==> flow/design.v <==
module FE_STAGE(
  input clk,
  input reset,
  input [1-1:0] from_DE_to_FE,
  input [(1 + 1 + 1 + 32 + 32 )-1:0] from_AGEX_to_FE,   
  input [4-1:0] from_MEM_to_FE,   
  input [4-1:0] from_WB_to_FE, 
  output [16-2-1:0] imem_addr,
  input  [32-1:0] imem_data,
  output[(32+32+32+4)-1:0] FE_latch_out
);
  reg [(32+32+32+4)-1:0] FE_latch;   
  reg [32-1:0] PC_FE_latch;  
  wire [32-1:0] inst_FE;   
  wire [32-1:0] pcplus_FE;   
  wire stall_pipe;  
  wire [(32+32+32+4)-1:0] FE_latch_contents; 
  wire from_AGEX_is_br;
  wire from_AGEX_is_jmp;
  wire from_AGEX_br_cond;
  wire [32-1:0] from_AGEX_br_target;
  wire [32-1:0] from_AGEX_jmp_target;
  reg after_branch;  
  wire busy_stall;
  assign imem_addr = PC_FE_latch[16-1:2];
  assign inst_FE = imem_data;
  assign FE_latch_out = FE_latch;
  assign pcplus_FE = PC_FE_latch + 32'd4;
  assign FE_latch_contents = { 
                                inst_FE,
                                PC_FE_latch, 
                                pcplus_FE,
                                4'b1111  
                                };
   assign  {
                              from_AGEX_is_br,
                              from_AGEX_is_jmp,
                              from_AGEX_br_cond,
                              from_AGEX_br_target,
                              from_AGEX_jmp_target
                              } = from_AGEX_to_FE; 
   assign {
            busy_stall
            } = from_DE_to_FE;
  assign stall_pipe = after_branch;
  always @ (posedge clk or posedge reset) begin
    if(reset) begin
      PC_FE_latch <= 32'h100;
      after_branch <= 0;
      end
    else if(!stall_pipe) begin
            if (((inst_FE[31:28] == 4'b0010) || (inst_FE[31:28] == 4'b0011)) && !busy_stall)  
                after_branch <= 1;
            if (!busy_stall)
                PC_FE_latch <= pcplus_FE;  
            else
                PC_FE_latch <= PC_FE_latch;  
         end
    else if ((from_AGEX_is_br || from_AGEX_is_jmp)) begin
        if (from_AGEX_is_jmp) begin
            PC_FE_latch <= from_AGEX_jmp_target;
            after_branch <= 0; 
        end   
        else if (from_AGEX_br_cond) begin
            PC_FE_latch <= from_AGEX_br_target;
            after_branch <= 0;  
            end
        else
            PC_FE_latch <= PC_FE_latch;
            if (inst_FE[31:28] == 4'b0010)
                after_branch <= 1;
            else
                after_branch <= 0;  
        end
      else
        PC_FE_latch <= PC_FE_latch;
  end
  always @ (posedge clk or posedge reset) begin
    if(reset) 
        begin 
        FE_latch <= {(32+32+32+4){1'b0}}; 
        end 
     else    
        begin
            if (stall_pipe && !busy_stall && !(inst_FE[31:28] == 4'b0010))
                FE_latch <= {(32+32+32+4){1'b0}};  
            else if (!busy_stall)
                FE_latch <= FE_latch_contents; 
        end  
  end
endmodule
module DE_STAGE(
  input clk,
  input reset,
  input [(32+32+32+4)-1:0] from_FE_latch,
  input [(1 + 1 + 1 + 32 + 32 )-1:0] from_AGEX_to_DE,  
  input [4-1:0] from_MEM_to_DE,     
  input [(1 + 1 + 4 + 32 + 32)-1:0] from_WB_to_DE,  
  output [1-1:0] from_DE_to_FE,   
  output[(32+32+32+6+8+32+32+32 + 1 + 1 + 1 + 1 + 1+ 4 + 8 + 4)-1:0] DE_latch_out
);
  reg [(32+32+32+6+8+32+32+32 + 1 + 1 + 1 + 1 + 1+ 4 + 8 + 4)-1:0] DE_latch;
  reg [32-1:0] regs [(1 << 4)-1:0];
  reg [32-1:0] bb_table;  
  wire [32-1:0] inst_DE; 
  wire [32-1:0] inst_logic;
  wire clear_bubble_reg;
  wire [32-1:0] PC_DE;
  wire [32-1:0] pcplus_DE; 
  wire [6-1:0] op1_DE;
  wire [8-1:0] op2_DE;
  wire [16-1:0] imm_DE;
  wire [4-1:0] rd_DE;
  wire [4-1:0] rs_DE;
  wire [4-1:0] rt_DE;
  wire signed [32-1:0] regval1_DE;
  wire signed [32-1:0] regval2_DE;
  wire signed [32-1:0] sxt_imm_DE;
  wire is_br_DE;
  wire is_jmp_DE;
  wire writes_rt;
  wire rd_mem_DE;
  wire wr_mem_DE;
  wire wr_reg_DE;
  wire [4-1:0] wregno_DE;
  reg [32-1:0] prev_inst;
  reg should_bubble;
  wire busy_stall;
  reg [4-1:0] prev_write;
  reg prev_wr_reg_DE;
  wire[(32+32+32+6+8+32+32+32 + 1 + 1 + 1 + 1 + 1+ 4 + 8 + 4)-1:0] DE_latch_contents; 
  wire[4-1:0] bus_canary_DE; 
  wire from_WB_write;
  wire from_WB_readmem;
  wire [4-1:0] from_WB_regno;
  wire [32-1:0] from_WB_memval;
  wire [32-1:0] from_WB_aluval;
  wire from_AGEX_is_br;
  wire from_AGEX_is_jmp;
  wire from_AGEX_br_cond;
  wire [32-1:0] from_AGEX_br_target;
  wire [32-1:0] from_AGEX_jmp_target;
  assign op1_DE = inst_DE[31:26];   
  assign op2_DE = inst_DE[25:18];
  assign imm_DE = inst_DE[23:8];
  assign rd_DE = inst_DE[11:8];
  assign rs_DE = inst_DE[7:4];
  assign rt_DE = inst_DE[3:0];
  assign regval1_DE = regs[rs_DE];
  assign regval2_DE = regs[rt_DE];
  assign writes_rt = ((op1_DE == 6'b010010) || (inst_DE[31] == 1'b1) || (is_jmp_DE));
  assign is_br_DE = (inst_DE[31:28] == 4'b0010);
  assign is_jmp_DE = (inst_DE[31:28] == 4'b0011);
  assign rd_mem_DE = (op1_DE == 6'b010010);  
  assign wr_reg_DE = (writes_rt || (op1_DE == 6'b000000));
  assign wr_mem_DE = (op1_DE == 6'b011010);  
  assign wregno_DE = (writes_rt) ? rt_DE : rd_DE;
  assign DE_latch_out = DE_latch; 
  SXT mysxt (.IN(imm_DE), .OUT(sxt_imm_DE));
  assign {
            inst_DE,
            PC_DE, 
            pcplus_DE,
            bus_canary_DE 
            }  = from_FE_latch;   
  assign {
    from_WB_write,  
    from_WB_readmem,  
    from_WB_regno,  
    from_WB_memval,  
    from_WB_aluval   
  } = from_WB_to_DE;
  assign {
    from_AGEX_is_br,
    from_AGEX_is_jmp,
    from_AGEX_br_cond,
    from_AGEX_br_target,
    from_AGEX_jmp_target
  } = from_AGEX_to_DE;
  assign from_DE_to_FE = {busy_stall};
  wire busy_rs;
  wire busy_rt;
  assign busy_rs = bb_table[rs_DE];
  assign busy_rt = bb_table[rt_DE];
  assign busy_stall = 0;  
    assign DE_latch_contents = {
                                  inst_DE,                         
                                  PC_DE,
                                  pcplus_DE,
                                  op1_DE,
                                  op2_DE,
                                  regval1_DE,
                                  regval2_DE,
                                  sxt_imm_DE,
                                  is_br_DE,
                                  is_jmp_DE,
                                  rd_mem_DE,
                                  wr_mem_DE,
                                  wr_reg_DE,
                                  wregno_DE,
                                  rs_DE,
                                  rt_DE,
                                   bus_canary_DE 
                                  }; 
  always @ (negedge clk or posedge reset) begin
    if(reset) begin
	  	regs[0] <= {32{1'b0}};
	  	regs[1] <= {32{1'b0}};
	   	regs[2] <= {32{1'b0}};
		  regs[3] <= {32{1'b0}};
	  	regs[4] <= {32{1'b0}};
		  regs[5] <= {32{1'b0}};
		  regs[6] <= {32{1'b0}};
		  regs[7] <= {32{1'b0}};
		  regs[8] <= {32{1'b0}};
		  regs[9] <= {32{1'b0}};
		  regs[10] <= {32{1'b0}};
		  regs[11] <= {32{1'b0}};
		  regs[12] <= {32{1'b0}};
		  regs[13] <= {32{1'b0}};
		  regs[14] <= {32{1'b0}};
		  regs[15] <= {32{1'b0}}; 
		  bb_table <= 0;
     end else begin
        if (from_WB_write) begin
            regs[from_WB_regno] <= (from_WB_readmem) ? from_WB_memval : from_WB_aluval;
            bb_table[from_WB_regno] <= 0;  
        end
        if (prev_wr_reg_DE)
            bb_table[prev_write] <= 1;   
     end
  end
  always @ (posedge clk or posedge reset) begin
    if(reset) begin
      DE_latch <= {(32+32+32+6+8+32+32+32 + 1 + 1 + 1 + 1 + 1+ 4 + 8 + 4){1'b0}};
      should_bubble <= 0;
      prev_write <= 0;
      prev_wr_reg_DE <= 0;
      end
     else begin
     if (busy_stall || should_bubble)
        DE_latch <= {(32+32+32+6+8+32+32+32 + 1 + 1 + 1 + 1 + 1+ 4 + 8 + 4){1'b0}};
     else
        DE_latch <= DE_latch_contents;
      if (!busy_stall) begin
        prev_wr_reg_DE <= wr_reg_DE;
        if (wr_reg_DE)                                        
            prev_write <= wregno_DE;
        end
      else begin
        prev_wr_reg_DE <= 0;
        prev_write <= 0;
        end
      if ((!should_bubble) && (!busy_stall))       
        should_bubble <= (is_br_DE || is_jmp_DE);
      else if ((from_AGEX_is_br || from_AGEX_is_jmp))
        should_bubble <= 0;
     end
  end
endmodule
module SXT(IN, OUT);
  parameter IBITS = 16;
  parameter OBITS = 32;
  input  [IBITS-1:0] IN;
  output [OBITS-1:0] OUT;
  assign OUT = {{(OBITS-IBITS){IN[IBITS-1]}}, IN};
endmodule
module AGEX_STAGE(
  input clk,
  input reset,
  input [4 + 1 + 32-1:0] from_MEM_to_AGEX,    
  input [4 + 1 + 32-1:0] from_WB_to_AGEX,   
  input [(32+32+32+6+8+32+32+32 + 1 + 1 + 1 + 1 + 1+ 4 + 8 + 4)-1:0] from_DE_latch,
  output[(32+32+32 + 32 + 1 + 1 + 1 + 4 + 4)-1:0] AGEX_latch_out,
  output[(1 + 1 + 1 + 32 + 32 )-1:0] from_AGEX_to_FE,
  output[(1 + 1 + 1 + 32 + 32 )-1:0] from_AGEX_to_DE
);
  reg [(32+32+32 + 32 + 1 + 1 + 1 + 4 + 4)-1:0] AGEX_latch; 
  assign AGEX_latch_out = AGEX_latch;
  wire[(32+32+32 + 32 + 1 + 1 + 1 + 4 + 4)-1:0] AGEX_latch_contents; 
  wire [32-1:0]inst_AGEX; 
  wire [32-1:0]PC_AGEX;
  wire [32-1:0]pcplus_AGEX; 
  wire [6-1:0] op1_AGEX;
  wire [8-1:0] op2_AGEX;
  wire [16-1:0] imm_AGEX;
  wire signed [32-1:0] regval1_AGEX;
  wire signed [32-1:0] regval2_AGEX;
  wire signed [32-1:0] sxt_imm_AGEX;
  wire signed [32-1:0] raw1;
  wire signed [32-1:0] raw2;
  wire forward_check1EX;
  wire forward_check2EX;
  wire forward_check1MEM;
  wire forward_check2MEM;
  wire [3:0] ex_dest;
  wire ex_write;
  wire [32-1:0] alu_forward; 
  wire [3:0] memwb_dest;
  wire memwb_write;
  wire [32-1:0] wb_forward;
  wire is_br_AGEX;
  wire is_jmp_AGEX;
  wire rd_mem_AGEX;
  wire wr_mem_AGEX;
  wire wr_reg_AGEX;
  wire [4-1:0] wregno_AGEX;
  reg br_cond_AGEX;
  reg [32-1:0] aluout_AGEX; 
  wire[32-1:0] pctarget_AGEX;
  wire[32-1:0] pctarget_AGEX_JMP; 
  wire[3:0] incoming_reg1;
  wire[3:0] incoming_reg2;
  wire[4-1:0] bus_canary_AGEX; 
  always @ (op1_AGEX or regval1_AGEX or regval2_AGEX) begin
    case (op1_AGEX)
      6'b001000 : br_cond_AGEX = (regval1_AGEX == regval2_AGEX);
      6'b001001 : br_cond_AGEX = (regval1_AGEX < regval2_AGEX);
      6'b001010 : br_cond_AGEX = (regval1_AGEX <= regval2_AGEX);
      6'b001011 : br_cond_AGEX = (regval1_AGEX != regval2_AGEX);
      default : br_cond_AGEX = 1'b0;
    endcase
  end
  always @ (op1_AGEX or op2_AGEX or regval1_AGEX or regval2_AGEX or sxt_imm_AGEX) begin
    if(op1_AGEX == 6'b000000)
      case (op2_AGEX)
			8'b00001000	 : aluout_AGEX = {31'b0, regval1_AGEX == regval2_AGEX};
			8'b00001001	 : aluout_AGEX = {31'b0, regval1_AGEX < regval2_AGEX};
		    8'b00001010  : aluout_AGEX = {31'b0, regval1_AGEX <= regval2_AGEX};
		    8'b00001011  : aluout_AGEX = {31'b0, regval1_AGEX != regval2_AGEX};
		    8'b00100000  : aluout_AGEX = (regval1_AGEX + regval2_AGEX);
		    8'b00100100  : aluout_AGEX = (regval1_AGEX & regval2_AGEX);
		    8'b00100101  : aluout_AGEX = (regval1_AGEX | regval2_AGEX);
		    8'b00100110  : aluout_AGEX = (regval1_AGEX ^ regval2_AGEX);
		    8'b00101000  : aluout_AGEX = (regval1_AGEX - regval2_AGEX);
		    8'b00101100  : aluout_AGEX = (~(regval1_AGEX & regval2_AGEX));
		    8'b00101101  : aluout_AGEX = (~(regval1_AGEX | regval2_AGEX));
		    8'b00101110  : aluout_AGEX = (~(regval1_AGEX ^ regval2_AGEX));
		    8'b00110000  : aluout_AGEX = (regval1_AGEX >> regval2_AGEX);
		    8'b00110001  : aluout_AGEX = (regval1_AGEX << regval2_AGEX);
			default	 : aluout_AGEX = {32{1'b0}};
		endcase
	 else if(op1_AGEX == 6'b010010 || op1_AGEX == 6'b011010 || op1_AGEX == 6'b100000)
		aluout_AGEX = regval1_AGEX + sxt_imm_AGEX;
	 else if(op1_AGEX == 6'b100100)
		aluout_AGEX = regval1_AGEX & sxt_imm_AGEX;
	 else if(op1_AGEX == 6'b100101)
		aluout_AGEX = regval1_AGEX | sxt_imm_AGEX;
	 else if(op1_AGEX == 6'b100110)
		aluout_AGEX = regval1_AGEX ^ sxt_imm_AGEX;
     else if(op1_AGEX == 6'b001100)
        aluout_AGEX = PC_AGEX + 4;  
	 else
		aluout_AGEX = {32{1'b0}};
	 end
    assign pctarget_AGEX = PC_AGEX + 4 + 4 * sxt_imm_AGEX;
    assign pctarget_AGEX_JMP = regval1_AGEX + 4 * sxt_imm_AGEX;
    assign {
      ex_dest,
      ex_write,
      alu_forward
    } = from_MEM_to_AGEX;
    assign {
      memwb_dest,
      memwb_write,
      wb_forward
    } = from_WB_to_AGEX;
    wire[4-1:0] in_destex;
    wire[4-1:0] raw_destex;
    assign in_destex = raw_destex;
    wire forward_checkDESTEX;
    assign forward_check1EX = ((incoming_reg1 == ex_dest) & ex_write);
    assign forward_check2EX = ((incoming_reg2 == ex_dest) & ex_write);
    assign forward_checkDESTEX = (((in_destex == ex_dest) & ex_write) & (op1_AGEX == 6'b010010 || op1_AGEX == 6'b011010 || op1_AGEX == 6'b100000));
    assign forward_check1MEM = (memwb_write & (memwb_dest == incoming_reg1) & (~(ex_dest == incoming_reg1) || (ex_write == 0)));
    assign forward_check2MEM = (memwb_write & (memwb_dest == incoming_reg2) & (~(ex_dest == incoming_reg2) || (ex_write == 0)));
    assign forward_checkDESTMEM = ((memwb_write & (memwb_dest == in_destex) & (~(ex_dest == in_destex) || (ex_write == 0))) & (op1_AGEX == 6'b010010 || op1_AGEX == 6'b011010 || op1_AGEX == 6'b100000));
    assign regval1_AGEX = forward_check1EX ? alu_forward : (forward_check1MEM ? wb_forward : raw1);
    assign regval2_AGEX = forward_check2EX ? alu_forward : (forward_check2MEM ? wb_forward : raw2);
    assign wregno_AGEX = in_destex;
    assign  {
                                  inst_AGEX,
                                  PC_AGEX,
                                  pcplus_AGEX,
                                  op1_AGEX,
                                  op2_AGEX,
                                  raw1,
                                  raw2,
                                  sxt_imm_AGEX,                                
                                  is_br_AGEX,
                                  is_jmp_AGEX,
                                  rd_mem_AGEX,
                                  wr_mem_AGEX,
                                  wr_reg_AGEX,
                                  raw_destex,
                                  incoming_reg1,
                                  incoming_reg2,
                                  bus_canary_AGEX
                                  } = from_DE_latch; 
  assign AGEX_latch_contents = {
                                inst_AGEX,
                                PC_AGEX,
                                aluout_AGEX,
                                regval2_AGEX,
                                rd_mem_AGEX,
                                wr_mem_AGEX,
                                wr_reg_AGEX,
                                wregno_AGEX,
                                bus_canary_AGEX     
                                 }; 
  assign from_AGEX_to_FE = {
                                is_br_AGEX,  
                                is_jmp_AGEX,  
                                br_cond_AGEX,  
                                pctarget_AGEX,  
                                pctarget_AGEX_JMP  
                                 }; 
  assign from_AGEX_to_DE = {
                                is_br_AGEX,  
                                is_jmp_AGEX,  
                                br_cond_AGEX,  
                                pctarget_AGEX,  
                                pctarget_AGEX_JMP  
                                 };
  always @ (posedge clk or posedge reset) begin
    if(reset) begin
      AGEX_latch <= {(32+32+32 + 32 + 1 + 1 + 1 + 4 + 4){1'b0}};
        end 
    else 
        begin
            AGEX_latch <= AGEX_latch_contents ;
        end 
  end
endmodule
module MEM_STAGE(
  input clk,
  input reset,
  input  [3:0] KEY,
  output [16-2-1:0] dmem_addr,
  output [32-1:0] dmem_wdata,
  output dmem_we,
  output dmem_re,
  input  [32-1:0] dmem_rdata,
  input [4-1:0] from_WB_to_MEM,  
  input [(32+32+32 + 32 + 1 + 1 + 1 + 4 + 4)-1:0] from_AGEX_latch, 
  output[(32+32+32 +32 + 32 + 1 + 1 + 4 + 1 + 32 + 32 + 4)-1:0] MEM_latch_out,
  output[4-1:0] from_MEM_to_FE,
  output[4-1:0] from_MEM_to_DE,
  output[4 + 1 + 32-1:0] from_MEM_to_AGEX
);
  reg [(32+32+32 +32 + 32 + 1 + 1 + 4 + 1 + 32 + 32 + 4)-1:0] MEM_latch; 
  wire[(32+32+32 +32 + 32 + 1 + 1 + 4 + 1 + 32 + 32 + 4)-1:0] MEM_latch_contents; 
  wire [32-1:0] rd_val_MEM; 
  wire [32-1:0] memaddr_MEM; 
  wire [32-1:0] inst_MEM; 
  wire [32-1:0] PC_MEM;
  wire [32-1:0] aluout_MEM; 
  wire [32-1:0] regval2_MEM;
  wire rd_mem_MEM;
  wire wr_mem_MEM;
  wire wr_reg_MEM;
  wire [4-1:0] wregno_MEM;
  wire [32-1:0 ] regval_MEM;  
   wire [4-1:0] bus_canary_MEM;
  assign rd_val_MEM = (memaddr_MEM == 32'hFFFFF080) ? {{(32-4){1'b0}}, ~KEY} :
  								dmem_rdata;
  assign dmem_addr = memaddr_MEM[16-1:2];
  assign dmem_wdata = regval2_MEM;
  assign dmem_we = wr_mem_MEM;
  assign dmem_re = rd_mem_MEM;
   assign MEM_latch_out = MEM_latch; 
   assign memaddr_MEM = aluout_MEM;
   assign regval_MEM = 0;
   assign {
                                inst_MEM,
                                PC_MEM,
                                aluout_MEM,
                                regval2_MEM,
                                rd_mem_MEM,
                                wr_mem_MEM,
                                wr_reg_MEM,
                                wregno_MEM,
                                 bus_canary_MEM
                                 } = from_AGEX_latch;  
   assign MEM_latch_contents = {
                                inst_MEM,
                                PC_MEM,
                                memaddr_MEM,
                                regval_MEM,
                                regval2_MEM, 
                                wr_mem_MEM,
                                wr_reg_MEM,
                                wregno_MEM,
                                rd_mem_MEM,  
                                rd_val_MEM,  
                                aluout_MEM,  
                              bus_canary_MEM                   
   };
   assign from_MEM_to_AGEX = {
                                wregno_MEM,
                                wr_reg_MEM,
                                aluout_MEM
   };
  always @ (posedge clk or posedge reset) begin
    if(reset) begin
        MEM_latch <= {(32+32+32 +32 + 32 + 1 + 1 + 4 + 1 + 32 + 32 + 4){1'b0}}; 
    end
    else 
     begin 
        MEM_latch <= MEM_latch_contents;
     end 
  end
endmodule
module WB_STAGE(
  input clk,
  input reset,  
  input [(32+32+32 +32 + 32 + 1 + 1 + 4 + 1 + 32 + 32 + 4)-1:0] from_MEM_latch,
  output[4-1:0] from_WB_to_FE,
  output[(1 + 1 + 4 + 32 + 32)-1:0] from_WB_to_DE,  
  output[4 + 1 + 32-1:0] from_WB_to_AGEX,
  output[4-1:0] from_WB_to_MEM,
  output [6:0] HEX0,
  output [6:0] HEX1, 
  output [9:0] LEDR 
);
  wire [32-1:0]inst_WB; 
  wire [32-1:0]PC_WB;
  wire [32-1:0] memaddr_WB; 
  wire [32-1:0] regval_WB; 
  wire [32-1:0] regval2_WB;
  wire wr_mem_WB;
  wire wr_reg_WB;
  wire [4-1:0] wregno_WB;
  wire [4-1:0] bus_canary_WB;
  reg [23:0] HEX_out; 
  reg [9:0] LEDR_out; 
  wire rd_mem_WB;
  wire [32-1:0] rd_val_WB;
  wire [32-1:0] aluout_WB;
 always @ (posedge clk or posedge reset) begin
    if(reset)
	   HEX_out <= 24'hFEDEAD;
	 else if(wr_mem_WB && (memaddr_WB == 32'hFFFFF000))
      HEX_out <= regval2_WB[24-1:0];
  end
  assign HEX0 = HEX_out[3:0];  
  assign HEX1 = HEX_out[7:4];
   assign {
                                inst_WB,                        
                                PC_WB,
                                memaddr_WB,
                                regval_WB,
                                regval2_WB,
                                wr_mem_WB,
                                wr_reg_WB,
                                wregno_WB,
                                rd_mem_WB,
                                rd_val_WB, 
                                aluout_WB, 
                                 bus_canary_WB 
                                 } = from_MEM_latch; 
   assign from_WB_to_DE = {
                                wr_reg_WB,  
                                rd_mem_WB,  
                                wregno_WB,  
                                rd_val_WB,  
                                aluout_WB   
   };
   assign from_WB_to_AGEX = {
                                wregno_WB,
                                wr_reg_WB,
                                aluout_WB
   };
   always @ (posedge clk or posedge reset) begin
    if(reset)
	   LEDR_out <= 0;
	 else if(wr_mem_WB && (memaddr_WB == 32'hFFFFF020))
      LEDR_out <= regval2_WB[10-1:0];
  end
  assign LEDR = LEDR_out;
endmodule 
module project3_frame(
  input        CLOCK_50,
  input        RESET_N,
  input  [3:0] KEY,
  output [6:0] HEX0,
  output [6:0] HEX1,
  output [9:0] LEDR,
  output [16-2-1:0] imem_addr,
  input  [32-1:0] imem_data,
  output [16-2-1:0] dmem_addr,
  output [32-1:0] dmem_wdata,
  output dmem_we,
  output dmem_re,
  input  [32-1:0] dmem_rdata
);
 wire clk;
 wire reset; 
  assign clk = CLOCK_50;
  assign reset = !RESET_N;
  wire [(32+32+32+4)-1:0] FE_latch_out; 
  wire [(32+32+32+6+8+32+32+32 + 1 + 1 + 1 + 1 + 1+ 4 + 8 + 4)-1:0] DE_latch_out; 
  wire [(32+32+32 + 32 + 1 + 1 + 1 + 4 + 4)-1:0] AGEX_latch_out; 
  wire [(32+32+32 +32 + 32 + 1 + 1 + 4 + 1 + 32 + 32 + 4)-1:0] MEM_latch_out;
  wire [1-1:0] from_DE_to_FE;
  wire [(1 + 1 + 1 + 32 + 32 )-1:0] from_AGEX_to_FE;
  wire [4-1:0] from_MEM_to_FE;
  wire [4-1:0] from_WB_to_FE;
  wire [(1 + 1 + 1 + 32 + 32 )-1:0] from_AGEX_to_DE;
  wire [4-1:0] from_MEM_to_DE;
  wire [(1 + 1 + 4 + 32 + 32)-1:0] from_WB_to_DE;
  wire [4 + 1 + 32-1:0] from_MEM_to_AGEX;
  wire [4 + 1 + 32-1:0] from_WB_to_AGEX;
  wire [4-1:0] from_WB_to_MEM;
FE_STAGE my_FE_stage(
    .clk(clk), 
    .reset(reset), 
    .from_DE_to_FE(from_DE_to_FE),
    .from_AGEX_to_FE(from_AGEX_to_FE),
    .from_MEM_to_FE(from_MEM_to_FE),
    .from_WB_to_FE(from_WB_to_FE),
    .imem_addr(imem_addr),
    .imem_data(imem_data),
    .FE_latch_out(FE_latch_out)); 
DE_STAGE my_DE_stage(
  .clk(clk),
  .reset(reset),
  .from_FE_latch(FE_latch_out),
  .from_AGEX_to_DE(from_AGEX_to_DE),  
  .from_MEM_to_DE(from_MEM_to_DE),     
  .from_WB_to_DE(from_WB_to_DE), 
  .from_DE_to_FE(from_DE_to_FE),   
  .DE_latch_out(DE_latch_out)
);
AGEX_STAGE my_AGEX_stage(
  .clk(clk),
  .reset(reset),
  .from_MEM_to_AGEX(from_MEM_to_AGEX),    
  .from_WB_to_AGEX(from_WB_to_AGEX),   
  .from_DE_latch(DE_latch_out),
  .AGEX_latch_out(AGEX_latch_out),
  .from_AGEX_to_FE(from_AGEX_to_FE),
  .from_AGEX_to_DE(from_AGEX_to_DE)
);
MEM_STAGE my_MEM_stage(
  .clk(clk),
  .reset(reset),
  .KEY(KEY),
  .dmem_addr(dmem_addr),
  .dmem_wdata(dmem_wdata),
  .dmem_we(dmem_we),
  .dmem_re(dmem_re),
  .dmem_rdata(dmem_rdata),
  .from_WB_to_MEM(from_WB_to_MEM),  
  .from_AGEX_latch(AGEX_latch_out), 
  .MEM_latch_out(MEM_latch_out),
  .from_MEM_to_FE(from_MEM_to_FE),
  .from_MEM_to_DE(from_MEM_to_DE),
  .from_MEM_to_AGEX(from_MEM_to_AGEX)
);     
WB_STAGE my_WB_stage(
  .clk(clk),
  .reset(reset),  
  .from_MEM_latch(MEM_latch_out),
  .from_WB_to_FE(from_WB_to_FE),
  .from_WB_to_DE(from_WB_to_DE),  
  .from_WB_to_AGEX(from_WB_to_AGEX),
  .from_WB_to_MEM(from_WB_to_MEM),
  .HEX0(HEX0),
  .HEX1(HEX1), 
  .LEDR(LEDR) 
);
endmodule
Hand-over note for project3_frame

=== Tool chain data of project3_frame ===
Tool output for the design above before and after an edit, in the order of the flow.
"unedited" refers to lines of the RTL above, "edited" to lines of the edited file.
"change" is "edited" less "unedited", of the values as shown; "relative change" is that difference over "unedited", in percent.
Operators carry their Yosys type and port widths (W data, S select, Z words).
The mark n/a stands for no value.

* Top module: project3_frame
* Clock input: CLOCK_50
* Library: sky130hd
* Timing corner: tt_025C_1v80

=== Edit of the RTL ===
The edit as a unified diff against the file above.
The edit is scripted: it alters the design's behaviour and was not made to optimise anything.

<pre>
@@ -502,13 +502,5 @@
                                 aluout_MEM
    };
-  always @ (posedge clk or posedge reset) begin
-    if(reset) begin
-        MEM_latch <= {(32+32+32 +32 + 32 + 1 + 1 + 4 + 1 + 32 + 32 + 4){1'b0}}; 
-    end
-    else 
-     begin 
-        MEM_latch <= MEM_latch_contents;
-     end 
-  end
+  always @(*) MEM_latch = MEM_latch_contents;
 endmodule
 module WB_STAGE(
</pre>

=== Elaborated design ===
Yosys after proc, flatten, opt, wreduce and memory -nomap, before mapping. Print and check cells are not counted.

{| class="wikitable"
|+ Storage and ports
! what !! unedited !! edited !! change !! relative change (%)
|-
| bits in registers || 1073 || 934 || -139 || -12.95
|-
| input bits || 70 || 70 || 0 || 0.00
|-
| output and inout port bits || 86 || 86 || 0 || 0.00
|-
| word-level cells || 209 || 206 || -3 || -1.44
|}

{| class="wikitable"
|+ Cells by class
! what !! unedited !! edited !! change !! relative change (%)
|-
| add/subtract/negate cells || 7 || 7 || 0 || 0.00
|-
| order comparisons || 2 || 2 || 0 || 0.00
|-
| equal/unequal tests || 89 || 87 || -2 || -2.25
|-
| shift-type cells || 2 || 2 || 0 || 0.00
|-
| mux-type cells || 29 || 29 || 0 || 0.00
|-
| bitwise operators || 19 || 19 || 0 || 0.00
|-
| reduce/logical cells || 36 || 36 || 0 || 0.00
|}

{| class="wikitable"
|+ Operator list
! kind !! unedited !! edited !! change !! relative change (%)
|-
| $eq A4 B4 Y1 || 6 || 4 || -2 || -33.33
|-
| $eq A4 B4 Y1 const B || 24 || 24 || 0 || 0.00
|-
| $reduce_and A2 Y1 || 17 || 17 || 0 || 0.00
|-
| $mux W32 || 16 || 16 || 0 || 0.00
|-
| $eq A4 B3 Y1 const B || 12 || 12 || 0 || 0.00
|-
| $eq A4 B2 Y1 const B || 10 || 10 || 0 || 0.00
|-
| $eq A8 B6 Y1 const B || 10 || 10 || 0 || 0.00
|-
| $logic_or A1 B1 Y1 || 10 || 10 || 0 || 0.00
|-
| $and A1 B1 Y1 || 6 || 6 || 0 || 0.00
|-
| $mux W1 || 6 || 6 || 0 || 0.00
|-
| $eq A6 B4 Y1 const B || 5 || 5 || 0 || 0.00
|-
| $add A32 B32 Y32 || 4 || 4 || 0 || 0.00
|-
| $eq A6 B5 Y1 const B || 4 || 4 || 0 || 0.00
|-
| $eq A6 B6 Y1 const B || 4 || 4 || 0 || 0.00
|-
| $eq A8 B4 Y1 const B || 4 || 4 || 0 || 0.00
|-
| $eq A32 B32 Y1 const B || 3 || 3 || 0 || 0.00
|-
| $eq A4 B1 Y1 const B || 3 || 3 || 0 || 0.00
|-
| $logic_and A1 B1 Y1 || 3 || 3 || 0 || 0.00
|-
| $logic_not A4 Y1 || 3 || 3 || 0 || 0.00
|-
| $not A1 Y1 || 3 || 3 || 0 || 0.00
|-
| $not A32 Y32 || 3 || 3 || 0 || 0.00
|-
| $add A32 B3 Y32 const B || 2 || 2 || 0 || 0.00
|-
| $and A32 B32 Y32 || 2 || 2 || 0 || 0.00
|-
| $logic_not A6 Y1 || 2 || 2 || 0 || 0.00
|-
| $or A32 B32 Y32 || 2 || 2 || 0 || 0.00
|-
| $pmux W32 S16 || 2 || 2 || 0 || 0.00
|-
| $xor A32 B32 Y32 || 2 || 2 || 0 || 0.00
|-
| $eq A32 B32 Y1 || 1 || 1 || 0 || 0.00
|}

The list need not be complete.

=== Depth ===
Depth = most cells in a row (Yosys ltp): at word level without a register or memory, in the mapped netlist without a sequential cell, where the memories' decode and read muxes count.

{| class="wikitable"
|+ Logic depth
! what !! unedited !! edited !! change !! relative change (%)
|-
| depth in word-level cells || 12 || 12 || 0 || 0.00
|-
| ABC_AREA || 0 || 0 || n/a || n/a
|-
| mapped depth || 24 || 25 || +1 || +4.17
|-
| mapped depth without buffers || 19 || 19 || 0 || 0.00
|}

=== Netlist ===
The flow's flattened synthesis, as Yosys stat reports it; memories are mapped. The netlist is that of the ABC_AREA named above (0 if unset); the other value can give another one.

{| class="wikitable"
|+ Cells by type
! cell type !! unedited !! edited !! change !! relative change (%)
|-
| sky130_fd_sc_hd__nand2_1 || 449 || 830 || +381 || +84.86
|-
| sky130_fd_sc_hd__o21ai_0 || 388 || 731 || +343 || +88.40
|-
| sky130_fd_sc_hd__nor2_1 || 718 || 450 || -268 || -37.33
|-
| sky130_fd_sc_hd__a21oi_1 || 621 || 378 || -243 || -39.13
|-
| sky130_fd_sc_hd__mux2i_1 || 242 || 106 || -136 || -56.20
|-
| sky130_fd_sc_hd__dfrtp_1 || 399 || 318 || -81 || -20.30
|-
| sky130_fd_sc_hd__nand4_1 || 159 || 117 || -42 || -26.42
|-
| sky130_fd_sc_hd__and2_1 || 107 || 75 || -32 || -29.91
|-
| sky130_fd_sc_hd__a211oi_1 || 53 || 82 || +29 || +54.72
|-
| sky130_fd_sc_hd__nor2b_1 || 79 || 103 || +24 || +30.38
|-
| sky130_fd_sc_hd__o31ai_1 || 49 || 26 || -23 || -46.94
|-
| sky130_fd_sc_hd__clkbuf_1 || 396 || 374 || -22 || -5.56
|-
| sky130_fd_sc_hd__nand3_1 || 118 || 139 || +21 || +17.80
|-
| sky130_fd_sc_hd__buf_2 || 34 || 55 || +21 || +61.76
|-
| sky130_fd_sc_hd__xnor2_1 || 149 || 130 || -19 || -12.75
|-
| sky130_fd_sc_hd__o21a_1 || 45 || 26 || -19 || -42.22
|-
| sky130_fd_sc_hd__a31oi_1 || 57 || 75 || +18 || +31.58
|-
| sky130_fd_sc_hd__nand2b_1 || 43 || 27 || -16 || -37.21
|}

The list need not be complete.

{| class="wikitable"
|+ Mapped netlist
! what !! unedited !! edited !! change !! relative change (%)
|-
| cells in the netlist || 6277 || 6357 || +80 || +1.27
|-
| mapped area (sq um) || 55061.6 || 53754.1 || -1307.5 || -2.37
|-
| sequential part of the area (sq um) || 22954.5 || 20927.6 || -2026.9 || -8.83
|-
| flip-flops || 917 || 836 || -81 || -8.83
|-
| buffers || 542 || 548 || +6 || +1.11
|}

The figures by module come from a second, unflattened synthesis with its own total; it is not the netlist above.

{| class="wikitable"
|+ Second synthesis, totals
! what !! unedited !! edited !! change !! relative change (%)
|-
| cells (unflattened synthesis) || 7566 || 7533 || -33 || -0.44
|-
| area total of the unflattened synthesis (sq um) || 68909.8 || 65670.5 || -3239.3 || -4.70
|}

Each row is one instance without its submodules.

{| class="wikitable"
|+ Modules, unedited
! module !! times used !! cells !! area (sq um) !! sequential area (sq um)
|-
| DE_STAGE || 1 || 3440 || 33134.3 || 17967.2
|-
| AGEX_STAGE || 1 || 2949 || 21825.9 || 3478.3
|-
| FE_STAGE || 1 || 593 || 6178.4 || 3204.3
|-
| MEM_STAGE || 1 || 380 || 5804.3 || 4279.1
|-
| WB_STAGE || 1 || 171 || 1722.9 || 456.7
|-
| SXT || 1 || 32 || 240.2 || 0.0
|-
| project3_frame || 1 || 1 || 3.8 || 0.0
|}

{| class="wikitable"
|+ Modules, edited
! module !! times used !! cells !! area (sq um) !! sequential area (sq um)
|-
| DE_STAGE || 1 || 3440 || 33134.3 || 17967.2
|-
| AGEX_STAGE || 1 || 2949 || 21825.9 || 3478.3
|-
| FE_STAGE || 1 || 593 || 6178.4 || 3204.3
|-
| MEM_STAGE || 1 || 347 || 2565.0 || 0.0
|-
| WB_STAGE || 1 || 171 || 1722.9 || 456.7
|-
| SXT || 1 || 32 || 240.2 || 0.0
|-
| project3_frame || 1 || 1 || 3.8 || 0.0
|}

=== Measured runs ===
Runs of the flow (Yosys, OpenROAD) on both versions; the two runs of a pair have the same settings. The constraints put input and output delay at 20% of the set period each and load the outputs with 0.01 pF.

Flow settings, set A:
* CORE_UTILIZATION: 40
* period_ns: 8.0
* CAP_MARGIN: 20
* CORE_MARGIN: 2
* SLEW_MARGIN: 20

{| class="wikitable"
|+ Results, set A
! what !! unedited !! edited !! change !! relative change (%)
|-
| post-synthesis cell area (sq um) || 55061.6 || 53754.1 || -1307.5 || -2.37
|-
| die size (sq um) || 140636.0 || 137333.0 || -3303.0 || -2.35
|-
| standard-cell area of the final layout (sq um) || 62334.8 || 60684.5 || -1650.3 || -2.65
|-
| utilization of the finished layout || 0.455 || 0.455 || 0.000 || n/a
|-
| lowest setup slack (ns) || 1.069 || 0.552 || -0.517 || n/a
|-
| sum of negative setup slack (ns) || 0.000 || 0.000 || 0.000 || n/a
|-
| worst hold slack in the final report (ns) || 0.341 || 0.322 || -0.019 || n/a
|-
| total power after layout (uW) || 28394 || 23652 || -4742 || -16.70
|}

Flow settings, set B:
* CELL_PAD_IN_SITES_GLOBAL_PLACEMENT: 2
* CORE_UTILIZATION: 18
* CTS_CLUSTER_SIZE: 74
* MAX_ROUTING_LAYER: met5
* PLACE_DENSITY_LB_ADDON: 0.04
* period_ns: 8.99
* CAP_MARGIN: 20
* CORE_MARGIN: 2
* SLEW_MARGIN: 20

{| class="wikitable"
|+ Results, set B
! what !! unedited !! edited !! change !! relative change (%)
|-
| post-synthesis cell area (sq um) || 55061.6 || 53754.1 || -1307.5 || -2.37
|-
| die size (sq um) || 310338.0 || 303023.0 || -7315.0 || -2.36
|-
| standard-cell area of the final layout (sq um) || 66457.5 || 64735.8 || -1721.7 || -2.59
|-
| utilization of the finished layout || 0.218 || 0.218 || 0.000 || n/a
|-
| lowest setup slack (ns) || 1.694 || 0.708 || -0.986 || n/a
|-
| sum of negative setup slack (ns) || 0.000 || 0.000 || 0.000 || n/a
|-
| worst hold slack in the final report (ns) || 0.349 || 0.352 || +0.003 || n/a
|-
| total power after layout (uW) || 27613 || 23263 || -4350 || -15.75
|}

"total power after layout" is the tool's figure for a default switching activity; nothing was simulated.

End of note.
